==> flow/design.v <==
module  cordic_sin_cos
#(    
    parameter PIPELINE  = 16                         
)
(
    input                               clk,
    input                               rst_n,
    input       signed  [31:0]          angle,       
    input                               pre_vaild,
    output  reg signed  [31:0]          sin, 
    output  reg signed  [31:0]          cos,
    output  reg                         post_vaild
); 
wire signed [31:0]  angle_array[15:0];
assign angle_array[0]  = 32'sd2949120;     
assign angle_array[1]  = 32'sd1740992;     
assign angle_array[2]  = 32'sd919872;      
assign angle_array[3]  = 32'sd466944;      
assign angle_array[4]  = 32'sd234368;      
assign angle_array[5]  = 32'sd117312;      
assign angle_array[6]  = 32'sd58688;       
assign angle_array[7]  = 32'sd29312;       
assign angle_array[8]  = 32'sd14656;       
assign angle_array[9]  = 32'sd7360;        
assign angle_array[10] = 32'sd3648;        
assign angle_array[11] = 32'sd1856;	      
assign angle_array[12] = 32'sd896;         
assign angle_array[13] = 32'sd448;         
assign angle_array[14] = 32'sd256;         
assign angle_array[15] = 32'sd128;         
localparam K        = 32'h09b74;	   
reg signed  [31:0]  angle_map;
reg         [1:0]   site;
wire signed [15:0]  angle_t;
assign  angle_t = angle >>> 16;
always@(posedge clk or negedge rst_n)begin 
    if(!rst_n)begin
        angle_map   <=  0;
        site        <=  2'd1;
    end
    else    if((angle_t >= (-16'sd90))&&(angle_t <= 16'sd90))begin
        angle_map   <=  angle;
        site        <=  2'd1;
    end
    else    if(angle_t > 16'sd90 && angle_t <= 16'sd180)begin
        angle_map   <=  32'sd11796480 - angle;                   
        site        <=  2'd2;
    end
    else    begin
        angle_map   <=  -32'sd11796480 - angle;
        site        <=  2'd3;
    end
end   
reg signed 	[31:0] 		x[PIPELINE:0];
reg signed 	[31:0] 		y[PIPELINE:0];
reg signed 	[31:0] 		z[PIPELINE:0];
always@(posedge clk or negedge rst_n)begin
   if(!rst_n)begin
       x[0]    <=  32'sd0;
       y[0]    <=  32'sd0;
       z[0]    <=  32'sd0;
   end
   else    begin
       x[0]    <=   K;
       y[0]    <=   32'sd0;
       z[0]    <=   angle_map;
   end
end
genvar i;
generate
    for(i = 1;i < PIPELINE+1;i = i + 1)begin:cal_xyz
        always@(posedge clk or negedge rst_n)begin
            if(!rst_n)begin
                x[i]    <=  32'sd0;
                y[i]    <=  32'sd0;
                z[i]    <=  32'sd0;
            end
            else    if(z[i-1][31])begin
                x[i]    <=  x[i-1] + (y[i-1] >>> (i-1));
                y[i]    <=  y[i-1] - (x[i-1] >>> (i-1));
                z[i]    <=  z[i-1] + angle_array[i-1];
            end
            else    begin
                x[i]    <=  x[i-1] - (y[i-1] >>> (i-1));
                y[i]    <=  y[i-1] + (x[i-1] >>> (i-1));
                z[i]    <=  z[i-1] - angle_array[i-1];
            end
        end 
    end
endgenerate
reg     [PIPELINE+1:0]      vaild_r;
reg     [2*PIPELINE+1:0]    site_r;
always@(posedge clk or negedge rst_n)begin
    if(!rst_n)
        vaild_r <=  {(PIPELINE+2){1'b0}};
    else
        vaild_r <=  {vaild_r[PIPELINE:0],pre_vaild};
end
always@(posedge clk )begin
    site_r  <=  {site_r[2*PIPELINE-1:0],site};   
end
always@(posedge clk or negedge rst_n)begin
    if(!rst_n)
        post_vaild  <=  0;
    else
        post_vaild  <=  vaild_r[PIPELINE+1];
end
always@(posedge clk or negedge rst_n)begin
    if(!rst_n)begin
        sin <=  0;
        cos <=  0;
    end
    else    if(~vaild_r[PIPELINE+1])begin
        sin <=  0;
        cos <=  0;
    end
    else    begin
        case(site_r[2*PIPELINE+1:2*PIPELINE])
            2'd1:begin
                sin <=  y[PIPELINE];
                cos <=  x[PIPELINE];
            end
            2'd2:begin
                sin <=  y[PIPELINE];
                cos <=  ~x[PIPELINE] + 1;
            end
            2'd3:begin
                sin <=  y[PIPELINE];
                cos <=  ~x[PIPELINE] + 1;
            end      
            default:begin
                sin <=  y[PIPELINE];
                cos <=  x[PIPELINE];
            end
        endcase  
    end
end
endmodule
# From RTL to reports: cordic_sin_cos
# Module cordic_sin_cos before and after one edit of its RTL, step after step.
# Lines under "before" count in the file above, lines under "after" in the edited file.
# "change": "after" minus "before" as printed here.
# Operators carry their Yosys type and port widths (W data, S select, Z words).
# A cell with - has no value.
# inputs
top_module,cordic_sin_cos
clock,clk
library,sky130hd
corner,tt_025C_1v80

# Diff
# The edit as a unified diff against the file above.
# A script made this edit. It was not meant as an optimisation and need not keep what the design does.
# begin of diff
@@ -8,5 +8,5 @@
     input       signed  [31:0]          angle,       
     input                               pre_vaild,
-    output  reg signed  [31:0]          sin, 
+    output  reg signed  [15:0]          sin, 
     output  reg signed  [31:0]          cos,
     output  reg                         post_vaild
# end of diff

# After elaboration
# Yosys after proc, flatten, opt, wreduce and memory -nomap, before mapping. Enables and synchronous resets that opt folds into registers are not counted as muxes. Print and check cells are not counted. Equal cells are merged and count once.
# word_totals
element,before,after,change
reg_bits,1657,1625,-32
inputBits,35,35,0
out_inout_bits,65,49,-16
word_cells,213,213,0
# op_classes
element,before,after,change
addsub,94,94,0
compare,4,4,0
equal,2,2,0
n_mux,53,53,0
n_logic,1,1,0
n_reduce_logical,3,3,0
# ops
op,before,after,change
$mux W32,51,49,-2
$mux W16,0,2,2
$add A32 B17 Y32,2,1,-1
$sub A32 B17 Y32,2,1,-1
$add A16 B16 Y16,0,1,1
$sub A16 B16 Y16,0,1,1
# Unchanged operator kinds not shown: 71.

# Logic depth
# Longest topological path by Yosys (ltp), each cell counted once; first at word level (registers and memories cut), then after technology mapping (sequential cells cut; the memories' decode and read muxes count).
# logic_depth
element,before,after,change
depth_word,4,4,0
ABC_AREA,0,0,-
ltp_mapped,22,22,0
ltp_nobuf,21,22,1

# Mapped cells and area
# The flow's flattened synthesis, as Yosys stat reports it; memories are mapped. The netlist is that of the ABC_AREA named above (0 if unset); the other value can give another one.
# types
type,before,after,change
sky130_fd_sc_hd__nor2_1,1120,1008,-112
sky130_fd_sc_hd__a21oi_1,1245,1332,87
sky130_fd_sc_hd__a21o_1,489,566,77
sky130_fd_sc_hd__nor3_1,364,313,-51
sky130_fd_sc_hd__nand2_1,572,528,-44
sky130_fd_sc_hd__dfrtp_1,1460,1428,-32
sky130_fd_sc_hd__or3_1,106,74,-32
sky130_fd_sc_hd__nand3_1,204,175,-29
sky130_fd_sc_hd__o211ai_1,65,36,-29
sky130_fd_sc_hd__nor4_1,92,64,-28
sky130_fd_sc_hd__xnor2_1,1157,1184,27
sky130_fd_sc_hd__o21a_1,182,158,-24
sky130_fd_sc_hd__nor2b_1,176,153,-23
sky130_fd_sc_hd__o21ai_0,537,559,22
sky130_fd_sc_hd__nand2b_1,164,186,22
sky130_fd_sc_hd__a211oi_1,111,92,-19
sky130_fd_sc_hd__ha_1,1267,1251,-16
sky130_fd_sc_hd__and2_1,125,110,-15
# Unchanged cell types not shown: 12.
# The list need not be complete.
# mapped
element,before,after,change
cell_count,12018,11762,-256
yosys_area_um2,109852.9,108053.6,-1799.3
seqArea_um2,36875.4,36074.6,-800.8
ff_cells,1477,1445,-32
buffers,200,183,-17

# Timing after synthesis
# OpenSTA on the mapped netlist: ideal clock, no wires. The path of least setup slack (recovery checks aside). Input and output delay are each 20% of the period. Register names are those of the netlist, which keeps one name where synthesis merged equal registers.
# synth_timing
element,before,after,change
path_type,input port to flip-flop,input port to flip-flop,-
from,input angle[22],input angle[26],-
to,register angle_map[31],register angle_map[31],-
clock_period_ns,6.0,6.0,0.0
in_delay_ns,1.200,1.200,0.000
setup_time_ns,0.079,0.123,0.044
t_first_pin_ns,1.200,1.200,0.000
arrival_time_ns,4.536,4.304,-0.232
required_time_ns,5.921,5.877,-0.044
slack_ns,1.385,1.573,0.188
delay_ns,3.415,3.227,-0.188
driving_pins,19,14,-5
path_buffers,1,0,-1
period_less_setup_slack_ns,4.615,4.427,-0.188
# "delay_ns" is the arrival time less input delay plus setup time.
# "driving_pins" counts driving pins, that of a launching flip-flop among them; a cell with two outputs on the path counts twice.
# "period_less_setup_slack_ns" is the clock period less the worst setup slack; recovery checks do not enter. This is arithmetic on one report: input and output delays are still those of the set period (20% each).
# The rows between start and end are the longest chain of elaborated cells between them; the timing report does not say that the signal goes this way. Where chains are equally long, one stands for them.
# A line is the first line of the expression or statement that the cell stems from. Yosys adds cells for indexed reads and writes and turns some case tables into memories.
# At most two assigning lines are given for a register; there are more.
# synth_via_before
path_cell_list,sky130_fd_sc_hd__inv_1 -> sky130_fd_sc_hd__nor4_1 -> sky130_fd_sc_hd__a31oi_1 -> sky130_fd_sc_hd__o22ai_1 -> sky130_fd_sc_hd__and2_1 -> sky130_fd_sc_hd__clkbuf_1 -> sky130_fd_sc_hd__or2_2 -> sky130_fd_sc_hd__inv_1 -> sky130_fd_sc_hd__ha_1 -> sky130_fd_sc_hd__and3_1 -> sky130_fd_sc_hd__nand4_1 -> sky130_fd_sc_hd__a21boi_1 -> sky130_fd_sc_hd__o21ai_1 -> sky130_fd_sc_hd__a21oi_1 -> sky130_fd_sc_hd__nor3_1 -> sky130_fd_sc_hd__o31ai_1 -> sky130_fd_sc_hd__a21oi_1 -> sky130_fd_sc_hd__o21bai_1 -> sky130_fd_sc_hd__mux2i_1
elab_chain_cells,4
cells_between,10
lines_between,4
classes_between,add/sub (2); compare (4); mux (2); reduce/logical (2)
# synth_rtl_before
element,line,text
start: declaration,8,"input       signed  [31:0]          angle,"
$gt A16 B8 Y1,45,else    if(angle_t > 16'sd90 && angle_t <= 16'sd180)begin
$logic_and A1 B1 Y1,45,
$mux W32,45,
$mux W32,41,else    if((angle_t >= (-16'sd90))&&(angle_t <= 16'sd90))begin
end: assignment,42,angle_map   <=  angle;
end: assignment,46,angle_map   <=  32'sd11796480 - angle;
end: declaration,32,reg signed  [31:0]  angle_map;
# synth_via_after
path_cell_list,sky130_fd_sc_hd__or4_1 -> sky130_fd_sc_hd__nor2_1 -> sky130_fd_sc_hd__nand2_1 -> sky130_fd_sc_hd__nand3_1 -> sky130_fd_sc_hd__inv_1 -> sky130_fd_sc_hd__ha_1 -> sky130_fd_sc_hd__a211o_1 -> sky130_fd_sc_hd__a2111oi_0 -> sky130_fd_sc_hd__nor3_1 -> sky130_fd_sc_hd__or3_1 -> sky130_fd_sc_hd__a31oi_1 -> sky130_fd_sc_hd__xnor2_1 -> sky130_fd_sc_hd__nand2_1 -> sky130_fd_sc_hd__xnor2_1
elab_chain_cells,4
cells_between,10
lines_between,4
classes_between,add/sub (2); compare (4); mux (2); reduce/logical (2)
# synth_rtl_after
element,line,text
start: declaration,8,"input       signed  [31:0]          angle,"
$gt A16 B8 Y1,45,else    if(angle_t > 16'sd90 && angle_t <= 16'sd180)begin
$logic_and A1 B1 Y1,45,
$mux W32,45,
$mux W32,41,else    if((angle_t >= (-16'sd90))&&(angle_t <= 16'sd90))begin
end: assignment,42,angle_map   <=  angle;
end: assignment,46,angle_map   <=  32'sd11796480 - angle;
end: declaration,32,reg signed  [31:0]  angle_map;

# Path in the finished layout
# From the final timing report of the runs of pair A: the path of least setup slack in the routed layout; clock arrival at registers is part of the times.
# layout_timing
element,before,after,change
path_type,flip-flop to flip-flop,flip-flop to flip-flop,-
from,register y[5][8],register z[12][31],-
to,register x[6][30],register y[13][28],-
clock_period_ns,5.19,5.19,0.00
setup_time_ns,0.08,0.07,-0.01
t_first_pin_ns,0.82,0.83,0.01
arrival_time_ns,5.60,5.65,0.05
required_time_ns,5.89,5.94,0.05
slack_ns,0.30,0.28,-0.02
driving_pins,17,15,-2
path_buffers,0,1,1
# The rows between start and end are the longest chain of elaborated cells between them; the timing report does not say that the signal goes this way. Where chains are equally long, one stands for them.
# At most two assigning lines are given for a register; there are more.
# layout_via_before
path_cell_list,sky130_fd_sc_hd__dfrtp_1 -> sky130_fd_sc_hd__or4_1 -> sky130_fd_sc_hd__nor3_2 -> sky130_fd_sc_hd__a21oi_1 -> sky130_fd_sc_hd__xor2_1 -> sky130_fd_sc_hd__ha_1 -> sky130_fd_sc_hd__or4_1 -> sky130_fd_sc_hd__nor3_1 -> sky130_fd_sc_hd__o21ai_0 -> sky130_fd_sc_hd__a221o_1 -> sky130_fd_sc_hd__o2bb2ai_1 -> sky130_fd_sc_hd__o41ai_2 -> sky130_fd_sc_hd__o21ai_1 -> sky130_fd_sc_hd__o41ai_2 -> sky130_fd_sc_hd__o21ai_0 -> sky130_fd_sc_hd__o21ai_0 -> sky130_fd_sc_hd__xnor2_1
elab_chain_cells,2
cells_between,3
lines_between,3
classes_between,add/sub (2); mux (1)
# layout_rtl_before
element,line,text
start: declaration,55,reg signed [31:0] y[PIPELINE:0];
start: assignment,80,y[i]    <=  y[i-1] - (x[i-1] >>> (i-1));
start: assignment,85,y[i]    <=  y[i-1] + (x[i-1] >>> (i-1));
$sub A32 B27 Y32,84,x[i]    <=  x[i-1] - (y[i-1] >>> (i-1));
$mux W32,78,else    if(z[i-1][31])begin
end: assignment,79,x[i]    <=  x[i-1] + (y[i-1] >>> (i-1));
end: assignment,84,
end: declaration,54,reg signed [31:0] x[PIPELINE:0];
# layout_via_after
path_cell_list,sky130_fd_sc_hd__dfrtp_2 -> sky130_fd_sc_hd__mux2i_1 -> sky130_fd_sc_hd__fa_1 -> sky130_fd_sc_hd__a21o_1 -> sky130_fd_sc_hd__a21oi_1 -> sky130_fd_sc_hd__o21ai_0 -> sky130_fd_sc_hd__a2111oi_1 -> sky130_fd_sc_hd__o31ai_1 -> sky130_fd_sc_hd__a211oi_1 -> sky130_fd_sc_hd__buf_4 -> sky130_fd_sc_hd__or4_1 -> sky130_fd_sc_hd__a31oi_1 -> sky130_fd_sc_hd__a311o_1 -> sky130_fd_sc_hd__a21oi_1 -> sky130_fd_sc_hd__xnor2_1
elab_chain_cells,1
cells_between,1
lines_between,1
classes_between,mux (1)
# layout_rtl_after
element,line,text
start: declaration,56,reg signed [31:0] z[PIPELINE:0];
start: assignment,81,z[i]    <=  z[i-1] + angle_array[i-1];
start: assignment,86,z[i]    <=  z[i-1] - angle_array[i-1];
$mux W32,78,else    if(z[i-1][31])begin
end: assignment,80,y[i]    <=  y[i-1] - (x[i-1] >>> (i-1));
end: assignment,85,y[i]    <=  y[i-1] + (x[i-1] >>> (i-1));
end: declaration,55,reg signed [31:0] y[PIPELINE:0];

# Flow runs
# Both versions went through the flow (Yosys, OpenROAD) with the same settings in each pair. Constraints: input delay and output delay 20% of the set period each, output load 0.01 pF.
# settings_pair_A
CORE_UTILIZATION,40
period_ns,5.19
CAP_MARGIN,20
CORE_MARGIN,2
SLEW_MARGIN,20
# measured_pair_A
element,before,after,change
synthArea_um2,109852.9,108053.6,-1799.3
dieArea_um2,278842.0,274309.0,-4533.0
post_route_stdcell_area_um2,122112.0,119692.0,-2420.0
final_util_pct,44.7,44.6,-0.1
final_setup_ws_ns,0.298,0.282,-0.016
total_negative_slack_ns,0.000,0.000,0.000
achieved_clock_period_ns,4.892,4.908,0.016
# By "achieved_clock_period_ns" is meant the clock period of the run minus its worst setup slack. This is arithmetic on one report: input and output delays are still those of the set period (20% each).
